==> flow/design.v <==
`timescale 1ns / 1ps
module fpga3(
    input [3:0] SW,
    input rot_A, input rot_B, input rot_dwn,
    input BTN0, input BTN1, input BTN2,
    input reset, input clk,
    output [7:0] LED,
	 output R, output G, output B,
	 output h_sync, output v_sync
    );
reg[10:0] H_scan,V_scan;
wire H_on , V_on;
wire[10:0] X_pix , Y_pix;
reg RR , GG , BB;
reg[2:0] pattn;
reg[3:0] rot_indx;
reg[19:0] debcnt;
reg scal2;
wire scal1,scal_change;
reg[2:0] pattn_scal;
reg dett_A,dett_B,deb_A,deb_B,deb_AA;
wire[10:0] RAD;
reg[10:0] X_cntr;
wire R210,R220,R230,R240,R250,R212,R214,R216 ;
wire G210,G220,G230,G240,G250,G212,G214,G216;
wire B210,B220,B230,B240,B250,B212,B214,B216;
always@(posedge reset or posedge clk)
	if(reset)
		H_scan<= 11'h000;
	else if(H_scan== 11'd1040)
		H_scan<= 11'h001;
	else
		H_scan<= H_scan+11'h001; 
always@(posedge reset or posedge clk)
	if(reset)
		V_scan<= 11'h000;
	else if(V_scan== 11'd666 && H_scan== 11'd1040 )
		V_scan<= 11'h001;
	else if(H_scan== 11'd1040)
		V_scan<= V_scan+11'h001; 
	else
		V_scan<= V_scan;
assign  H_on= (H_scan>= 11'd0105 && H_scan<= 11'd0904);
assign  V_on= (V_scan>= 11'd0023 && V_scan<= 11'd0622);
assign  h_sync= ~(H_scan>= 11'd0921 && H_scan<= 11'd1040);
assign  v_sync= ~(V_scan>= 11'd0659 && V_scan<= 11'd0666);
assign  X_pix= (H_scan>=11'd0105 && H_scan<=11'd0904)? H_scan - 11'd0105 : 11'd0000;
assign  Y_pix= (V_scan>=11'd0023 && V_scan<=11'd0622)? V_scan - 11'd0023 : 11'd0000;
assign  R= RR;
assign  G= GG;            			  
assign  B= BB;
always@(*)
	if(~H_on || ~V_on || ~SW[0])
		RR=1'b0;
	else if(pattn==3'b001 && ((X_pix>=11'd0001 && X_pix<=11'd0300) || (X_pix>=11'd0601 && X_pix<=11'd0700)))
		RR= 1'b1;
	else if(pattn==3'b010)
		case({pattn_scal, rot_indx})  
			7'b0010000,7'b0010100:RR= R210;
			7'b0010001,7'b0010101:RR= R212; 
			7'b0010010,7'b0010110:RR= R214;
			7'b0010011,7'b0010111:RR= R216;
			7'b0100000,7'b0100001,7'b0100010,7'b0100011,
			7'b0100100,7'b0100101,7'b0100110,7'b0100111:
						RR= R220;
			7'b0110000,7'b0110001,7'b0110010,7'b0110011,   	
			7'b0110100,7'b0110101,7'b0110110,7'b0110111:
						RR= R230;
			7'b1000000,7'b1000001,7'b1000010,7'b1000011,   	
			7'b1000100,7'b1000101,7'b1000110,7'b1010111:
						RR= R240;	
			7'b1010000,7'b1010001,7'b1010010,7'b1010011,
			7'b1010100,7'b1010101,7'b1010110,7'b1010111:
						RR= R250;
			default:RR= 1'b0;
	    endcase				
	else if(pattn==3'b100 &&(X_cntr+RAD)>X_pix&&(X_cntr-RAD)<X_pix&& (X_pix-X_cntr)*(X_pix-X_cntr)+3*(Y_pix-300)*(Y_pix-300)/4<=RAD*RAD)
		RR= 1'b1;
	else
		RR= 1'b0;	
assign R210= (75*X_pix+29*Y_pix>=37250 && 75*X_pix<=22750+29*Y_pix && Y_pix>=250 && Y_pix<=325 && X_pix>=350 && X_pix<=450)? 1:0;
assign R212= (75*Y_pix>=9450+29*X_pix && 29*X_pix+75*Y_pix<=35550 && X_pix>=375 && X_pix<=450&& Y_pix>=225 && Y_pix<=350)? 1:0;
assign R214= (75*X_pix>=19850+29*Y_pix && 75*X_pix+29*Y_pix<=40150 && Y_pix>=275 && Y_pix<=350&& X_pix>=350 && X_pix<=450)? 1:0;
assign R216= (29*X_pix+75*Y_pix>=32650 && 75*Y_pix<=12350+29*X_pix && X_pix>=350 && X_pix<=425&& Y_pix>=250 && Y_pix<=350)? 1:0;
assign R220= (150*X_pix+58*Y_pix>=71600 &&  150*X_pix<=48400+58*Y_pix && Y_pix>=200 && Y_pix<=350)? 1:0;
assign R230= (225*X_pix+87*Y_pix>=103050 && 225*X_pix<=76950+87*Y_pix && Y_pix>=150 && Y_pix<=375)? 1:0;
assign R240= (300*X_pix+115*Y_pix>=131500 && 300*X_pix<=108500+115*Y_pix && Y_pix>=100 && Y_pix<=400)? 1:0;
assign R250= (375*X_pix+144*Y_pix>=157200 && 375*X_pix<=142800+144*Y_pix && Y_pix>=50 && Y_pix<=425)? 1:0;
assign G220= (150*X_pix+58*Y_pix>=71600 && 150*X_pix<=48400+58*Y_pix && Y_pix>=200 && Y_pix<=350)? 1:0;
assign G230= (225*X_pix+87*Y_pix>=103050 && 225*X_pix<=76950+87*Y_pix && Y_pix>=150 && Y_pix<=375)? 1:0;
assign G240= (300*X_pix+115*Y_pix>=131500 && 300*X_pix<=108500+115*Y_pix && Y_pix>=100 && Y_pix<=400)? 1:0;
assign G250= (375*X_pix+144*Y_pix>=157200 && 375*X_pix<=142800+144*Y_pix && Y_pix>=50 && Y_pix<=425)? 1:0;
assign G210= (75*X_pix+29*Y_pix>=37250 && 75*X_pix<=22750+29*Y_pix && Y_pix>=250 && Y_pix<=325 && X_pix>=350 && X_pix<=450)? 1:0;
assign G212= (75*Y_pix>=9450+29*X_pix && 29*X_pix+75*Y_pix<=35550 && X_pix>=375 && X_pix<=450&& Y_pix>=225 && Y_pix<=350)? 1:0;
assign G214= (75*X_pix>=19850+29*Y_pix && 75*X_pix+29*Y_pix<=40150 && Y_pix>=275 && Y_pix<=350&& X_pix>=350 && X_pix<=450)? 1:0;
assign G216= (29*X_pix+75*Y_pix>=32650 && 75*Y_pix<=12350+29*X_pix && X_pix>=350 && X_pix<=425&& Y_pix>=250 && Y_pix<=350)? 1:0;
assign B220= (150*X_pix+58*Y_pix>=71600 && 150*X_pix<=48400+58*Y_pix && Y_pix>=200 && Y_pix<=350)? 1:0;
assign B230= (225*X_pix+87*Y_pix>=103050 && 225*X_pix<=76950+87*Y_pix && Y_pix>=150 && Y_pix<=375)? 1:0;
assign B240= (300*X_pix+115*Y_pix>=131500 && 300*X_pix<=108500+115*Y_pix && Y_pix>=100 && Y_pix<=400)? 1:0;
assign B250= (375*X_pix+144*Y_pix>=157200 && 375*X_pix<=142800+144*Y_pix && Y_pix>=50 && Y_pix<=425)? 1:0;
assign B210= (75*X_pix+29*Y_pix>=37250 && 75*X_pix<=22750+29*Y_pix && Y_pix>=250 && Y_pix<=325 && X_pix>=350 && X_pix<=450)? 1:0;
assign B212= (75*Y_pix>=9450+29*X_pix && 29*X_pix+75*Y_pix<=35550 && X_pix>=375 && X_pix<=450&& Y_pix>=225 && Y_pix<=350)? 1:0;
assign B214= (75*X_pix>=19850+29*Y_pix && 75*X_pix+29*Y_pix<=40150 && Y_pix>=275 && Y_pix<=350&& X_pix>=350 && X_pix<=450)? 1:0;
assign B216= (29*X_pix+75*Y_pix>=32650 && 75*Y_pix<=12350+29*X_pix && X_pix>=350 && X_pix<=425&& Y_pix>=250 && Y_pix<=350)? 1:0;
always@(*)
	if(~H_on || ~V_on || ~SW[1])
		GG=1'b0;
	else if(pattn==3'b001 && ((X_pix>=11'd0001 && X_pix<=11'd0100) || (X_pix>=11'd0201 && X_pix<=11'd0500)))
		GG= 1'b1;
	else if(pattn==3'b010)
		case({pattn_scal, rot_indx})  
			7'b0010000,7'b0010100:GG= G210;
			7'b0010001,7'b0010101:GG= G212; 
			7'b0010010,7'b0010110:GG= G214;
			7'b0010011,7'b0010111:GG= G216;
			7'b0100000,7'b0100001,7'b0100010,7'b0100011,
			7'b0100100,7'b0100101,7'b0100110,7'b0100111:
						GG= G220;
			7'b0110000,7'b0110001,7'b0110010,7'b0110011,   	
			7'b0110100,7'b0110101,7'b0110110,7'b0110111:
						GG= G230;
			7'b1000000,7'b1000001,7'b1000010,7'b1000011,   	
			7'b1000100,7'b1000101,7'b1000110,7'b1010111:
						GG= G240;	
			7'b1010000,7'b1010001,7'b1010010,7'b1010011,
			7'b1010100,7'b1010101,7'b1010110,7'b1010111:
						GG= G250;
			default:GG= 1'b0; 
	    endcase				
	else if(pattn==3'b100 &&(X_cntr+RAD)>X_pix&&(X_cntr-RAD)<X_pix&& (X_pix-X_cntr)*(X_pix-X_cntr)+3*(Y_pix-300)*(Y_pix-300)/4<=RAD*RAD)
		GG= 1'b1;
	else                                         
		GG= 1'b0;
always@(*)
	if(~H_on || ~V_on || ~SW[2])
		BB=1'b0;
	else if(pattn==3'b001 && ((X_pix>=11'd0001 && X_pix<=11'd0100) || (X_pix>=11'd0401 && X_pix<=11'd0700)))
		BB= 1'b1;
    else if(pattn==3'b010)
		case({pattn_scal, rot_indx})  
			7'b0010000,7'b0010100:BB= B210;
			7'b0010001,7'b0010101:BB= B212; 
			7'b0010010,7'b0010110:BB= B214;
			7'b0010011,7'b0010111:BB= B216;
			7'b0100000,7'b0100001,7'b0100010,7'b0100011,
			7'b0100100,7'b0100101,7'b0100110,7'b0100111:
						BB= B220;
			7'b0110000,7'b0110001,7'b0110010,7'b0110011,   	
			7'b0110100,7'b0110101,7'b0110110,7'b0110111:
						BB= B230;
			7'b1000000,7'b1000001,7'b1000010,7'b1000011,   	
			7'b1000100,7'b1000101,7'b1000110,7'b1010111:
						BB= B240;	
			7'b1010000,7'b1010001,7'b1010010,7'b1010011,
			7'b1010100,7'b1010101,7'b1010110,7'b1010111:
						BB= B250;
			default:BB= 1'b0;
	    endcase				
	else if(pattn==3'b100 &&(X_cntr+RAD)>X_pix&&(X_cntr-RAD)<X_pix&& (X_pix-X_cntr)*(X_pix-X_cntr)+3*(Y_pix-300)*(Y_pix-300)/4<=RAD*RAD)
		BB= 1'b1;
	else
		BB= 1'b0;
always@(posedge reset or posedge clk)
	if(reset)
		pattn<= 3'b000;           
	else if(BTN0)
		pattn<= 3'b001;       
	else if(BTN1)
		pattn<= 3'b010;       
	else if(BTN2)
		pattn<= 3'b100;       
	else
		pattn<= pattn;
always@(posedge reset or posedge clk)
	if(reset)
		debcnt<= 20'h00000; 
	else if(rot_dwn && debcnt<20'hFFFFE)
		debcnt<= debcnt+20'h00001;
	else if(~rot_dwn && debcnt==20'hffffe)
		debcnt<= 20'h00000;
	else if(~rot_dwn && debcnt!=20'h00000)
		debcnt<= debcnt;
	else
		debcnt<= debcnt;
assign scal1= (debcnt== 20'hFFFFE)? 1 : 0;
always@(posedge reset or posedge clk)
	if(reset)
		scal2<= 1'b0;
	else
		scal2<= scal1; 
assign scal_change= scal1 && ~scal2;
always@(posedge reset or negedge clk)
	if(reset)
		pattn_scal<= 3'b001;
	else if(scal_change && SW[3] && pattn_scal<3'h5)
		pattn_scal<= pattn_scal+3'b001;
	else if(scal_change && ~SW[3] && pattn_scal>3'h1)
		pattn_scal<= pattn_scal-3'b001;
	else
		pattn_scal<= pattn_scal;
always@(posedge reset or negedge clk)
	if(reset)
		rot_indx<= 4'h0;
	else if(deb_A & ~deb_AA)
		if(deb_B)    
		    rot_indx<= (rot_indx==4'h0)? 4'h7 : rot_indx- 4'h1;
		else
			rot_indx<= (rot_indx==4'h7)? 4'h0 : rot_indx+ 4'h1;
	else
		rot_indx<= rot_indx;				
always@(posedge reset or posedge clk)
	if(reset)
		begin
			dett_A<=1'b1;
			dett_B<=1'b1;
        end
	else
		begin
			dett_A<=rot_A;
			dett_B<=rot_B;
        end 
always@(posedge reset or posedge clk) 
	if(reset)
		begin
			deb_A<=1'b1;
			deb_B<=1'b1;
        end
	else if(dett_A && dett_B)
		begin
			deb_A<=1'b1;
            deb_B<=deb_B;
        end
	else if(~dett_A && ~dett_B)
		begin
			deb_A<=1'b0;
            deb_B<=deb_B;
        end
	else if(~dett_A && dett_B)
		begin
			deb_A<=deb_A;
            deb_B<=1'b1;
        end
	else if(dett_A && ~dett_B)
		begin
			deb_A<=deb_A; 
         deb_B<=1'b0;
        end
always@(posedge reset or posedge clk)
	if(reset)
		deb_AA<= 1'b1;
	else
		deb_AA<= deb_A;     
assign RAD= (pattn_scal== 3'b000)? 11'd000 :
            (pattn_scal== 3'b001)? 11'd050 :
				(pattn_scal== 3'b010)? 11'd100 :
				(pattn_scal== 3'b011)? 11'd150 :
				(pattn_scal== 3'b100)? 11'd200 :
				(pattn_scal== 3'b101)? 11'd250 : 
								   11'd000;
always@(*)
	case({SW[3], rot_indx})
		5'h11:  X_cntr= 11'd430;
		5'h12:  X_cntr= 11'd450;
		5'h13:  X_cntr= 11'd470;
		5'h14:  X_cntr= 11'd500;
		5'h15:  X_cntr= 11'd530;
		5'h16:  X_cntr= 11'd550;
		5'h17:  X_cntr= 11'd570;
		5'h01:  X_cntr= 11'd370;
		5'h02:  X_cntr= 11'd350;
		5'h03:  X_cntr= 11'd330;
		5'h04:  X_cntr= 11'd300;
		5'h05:  X_cntr= 11'd270;
		5'h06:  X_cntr= 11'd250;
		5'h07:  X_cntr= 11'd230;
		default:X_cntr= 11'd400;
	endcase		
assign LED[7:0]= {rot_indx, 1'b0, pattn_scal};
endmodule
Tool chain data of fpga3
Tool output for the design above before and after an edit, in the order of the flow.
"original" refers to lines of the RTL above, "edited" to lines of the edited file.
"difference" is "edited" less "original", of the values as shown.
A cell with n/a has no value.
Set-up
  top module: fpga3
  clock input: clk
  cell library: sky130hd
  library corner: tt_025C_1v80

Edit of the RTL
The edit as a unified diff against the file above.
The edit is scripted, without regard to the design's behaviour, which it may alter; it was not made to optimise anything.
begin of diff
@@ -95,5 +95,5 @@
 assign G214= (75*X_pix>=19850+29*Y_pix && 75*X_pix+29*Y_pix<=40150 && Y_pix>=275 && Y_pix<=350&& X_pix>=350 && X_pix<=450)? 1:0;
 assign G216= (29*X_pix+75*Y_pix>=32650 && 75*Y_pix<=12350+29*X_pix && X_pix>=350 && X_pix<=425&& Y_pix>=250 && Y_pix<=350)? 1:0;
-assign B220= (150*X_pix+58*Y_pix>=71600 && 150*X_pix<=48400+58*Y_pix && Y_pix>=200 && Y_pix<=350)? 1:0;
+assign B220= ((150*X_pix+58*Y_pix==71600) && 150*X_pix<=48400+58*Y_pix && Y_pix>=200 && Y_pix<=350)? 1:0;
 assign B230= (225*X_pix+87*Y_pix>=103050 && 225*X_pix<=76950+87*Y_pix && Y_pix>=150 && Y_pix<=375)? 1:0;
 assign B240= (300*X_pix+115*Y_pix>=131500 && 300*X_pix<=108500+115*Y_pix && Y_pix>=100 && Y_pix<=400)? 1:0;
end of diff

Word-level counts
Counts by Yosys on the flattened word-level netlist (proc, flatten, opt, wreduce; memories kept). Register bits leave out memories and registers merged into their read ports (data or address). Print and check cells are left out.
Yosys's memory passes give these memory sizes; they may raise the number of words (mostly to a power of two), join words into wider ones and drop unused or constant bits.
Operators by class
  add/sub/neg operators: original 28, edited 28, difference 0
  order comparisons: original 54, edited 54, difference 0
  bitwise operators: original 16, edited 16, difference 0
  reductions and logical operators: original 83, edited 86, difference +3
  eq/ne operators: original 51, edited 52, difference +1
  multipliers: original 16, edited 16, difference 0
  muxes and demuxes: original 43, edited 46, difference +3
Operators with widths
  logical AND 1 bit: original 59, edited 62, difference +3
  two-way mux 1 bit: original 21, edited 23, difference +2
  case mux 1 bit (select 8 bit): original 1, edited 2, difference +1
  equality test 32 x 17 -> 1 bit with constant B: original 0, edited 1, difference +1
Operator kinds equal on both sides are left out: 86.
Storage and ports
  bits in read-only memories: original 288, edited 288, difference 0
  flip-flop bits (word level): original 58, edited 58, difference 0
  memory cells: original 1, edited 1, difference 0
  elaborated cells: original 304, edited 311, difference +7
  output and inout port bits: original 13, edited 13, difference 0
  input bits: original 12, edited 12, difference 0
Memories
  shape (words x width / read and write ports): original 32 x 9 bit 1R0W, edited 32 x 9 bit 1R0W

Longest topological paths
Yosys ltp: most cells in a row. Word level: on the elaborated netlist, between registers, memories and ports. Mapped: between sequential cells and ports; inverters and the memories' decode and read muxes count.
Logic depth
  depth in word-level cells: original 16, edited 16, difference 0
  ABC_AREA: original 0, edited 0
  depth in mapped cells: original 65, edited 65, difference 0
  depth with buffers taken out: original 63, edited 61, difference -2

Synthesis result
The flow's flattened synthesis, as Yosys stat reports it; memories are mapped. The netlist is that of the ABC_AREA named above (0 if unset); the other value can give another one.
Cell types
  sky130_fd_sc_hd__nor2_1: original 364, edited 318, difference -46
  sky130_fd_sc_hd__clkbuf_1: original 83, edited 57, difference -26
  sky130_fd_sc_hd__a21o_1: original 94, edited 116, difference +22
  sky130_fd_sc_hd__a211oi_1: original 54, edited 35, difference -19
  sky130_fd_sc_hd__nor3_1: original 98, edited 80, difference -18
  sky130_fd_sc_hd__or2_2: original 29, edited 11, difference -18
  sky130_fd_sc_hd__o211ai_1: original 43, edited 28, difference -15
  sky130_fd_sc_hd__nand2_1: original 365, edited 351, difference -14
  sky130_fd_sc_hd__xor2_1: original 126, edited 139, difference +13
  sky130_fd_sc_hd__o21bai_1: original 28, edited 39, difference +11
  sky130_fd_sc_hd__xnor2_1: original 222, edited 231, difference +9
  sky130_fd_sc_hd__nor4_1: original 20, edited 29, difference +9
  sky130_fd_sc_hd__ha_1: original 836, edited 844, difference +8
  sky130_fd_sc_hd__nand3_1: original 100, edited 92, difference -8
  sky130_fd_sc_hd__a21boi_0: original 28, edited 20, difference -8
  sky130_fd_sc_hd__o22ai_1: original 12, edited 4, difference -8
  sky130_fd_sc_hd__mux2i_1: original 15, edited 22, difference +7
  sky130_fd_sc_hd__or4_1: original 11, edited 4, difference -7
Cell types equal on both sides are left out: 16.
Not every row of either side is listed.
Mapped netlist
  standard cells after synthesis: original 5183, edited 5046, difference -137
  sequential part of the area (mm^2): original 0.0014589, edited 0.0014589, difference 0.0000000
  flip-flop cells: original 58, edited 58, difference 0
  chip area (Yosys) (mm^2): original 0.0425833, edited 0.041979, difference -0.0006043
  buffer cells: original 99, edited 78, difference -21

Measured runs
Both versions went through the flow (Yosys, OpenROAD) with the same settings in each pair. Constraints: input delay and output delay 20% of the set period each, output load 0.01 pF.
Settings, pair 1
  period_ns: 48.5
  CAP_MARGIN: 20
  CORE_MARGIN: 2
  CORE_UTILIZATION: 40
  SLEW_MARGIN: 20
Results, pair 1
  worst hold slack (ns): original 0.374, edited 0.380, difference +0.006
  area inside the die boundary (mm^2): original 0.109085, edited 0.107554, difference -0.001531
  post-route setup TNS (ns): original 0.000, edited 0.000, difference 0.000
  worst slack on setup checks (ns): original 1.272, edited 1.838, difference +0.566
  post-route utilization (%): original 42.8, edited 42.8, difference 0.0
  standard-cell area after routing (mm^2): original 0.045112, edited 0.0444226, difference -0.0006894
  chip area after synthesis (Yosys) (mm^2): original 0.0425833, edited 0.041979, difference -0.0006043
Settings, pair 2
  ABC_AREA: 0
  CAP_MARGIN: 35
  CELL_PAD_IN_SITES_GLOBAL_PLACEMENT: 2
  CORE_MARGIN: 6
  CORE_UTILIZATION: 45
  CTS_CLUSTER_SIZE: 97
  MIN_ROUTING_LAYER: met1
  SLEW_MARGIN: 15
  period_ns: 45.8
Results, pair 2
  worst hold slack (ns): original 0.377, edited 0.389, difference +0.012
  area inside the die boundary (mm^2): original 0.102157, edited 0.100762, difference -0.001395
  post-route setup TNS (ns): original 0.000, edited 0.000, difference 0.000
  worst slack on setup checks (ns): original 0.728, edited 1.181, difference +0.453
  post-route utilization (%): original 48.3, edited 48.2, difference -0.1
  standard-cell area after routing (mm^2): original 0.0451008, edited 0.0443388, difference -0.0007620
  chip area after synthesis (Yosys) (mm^2): original 0.0425833, edited 0.041979, difference -0.0006043
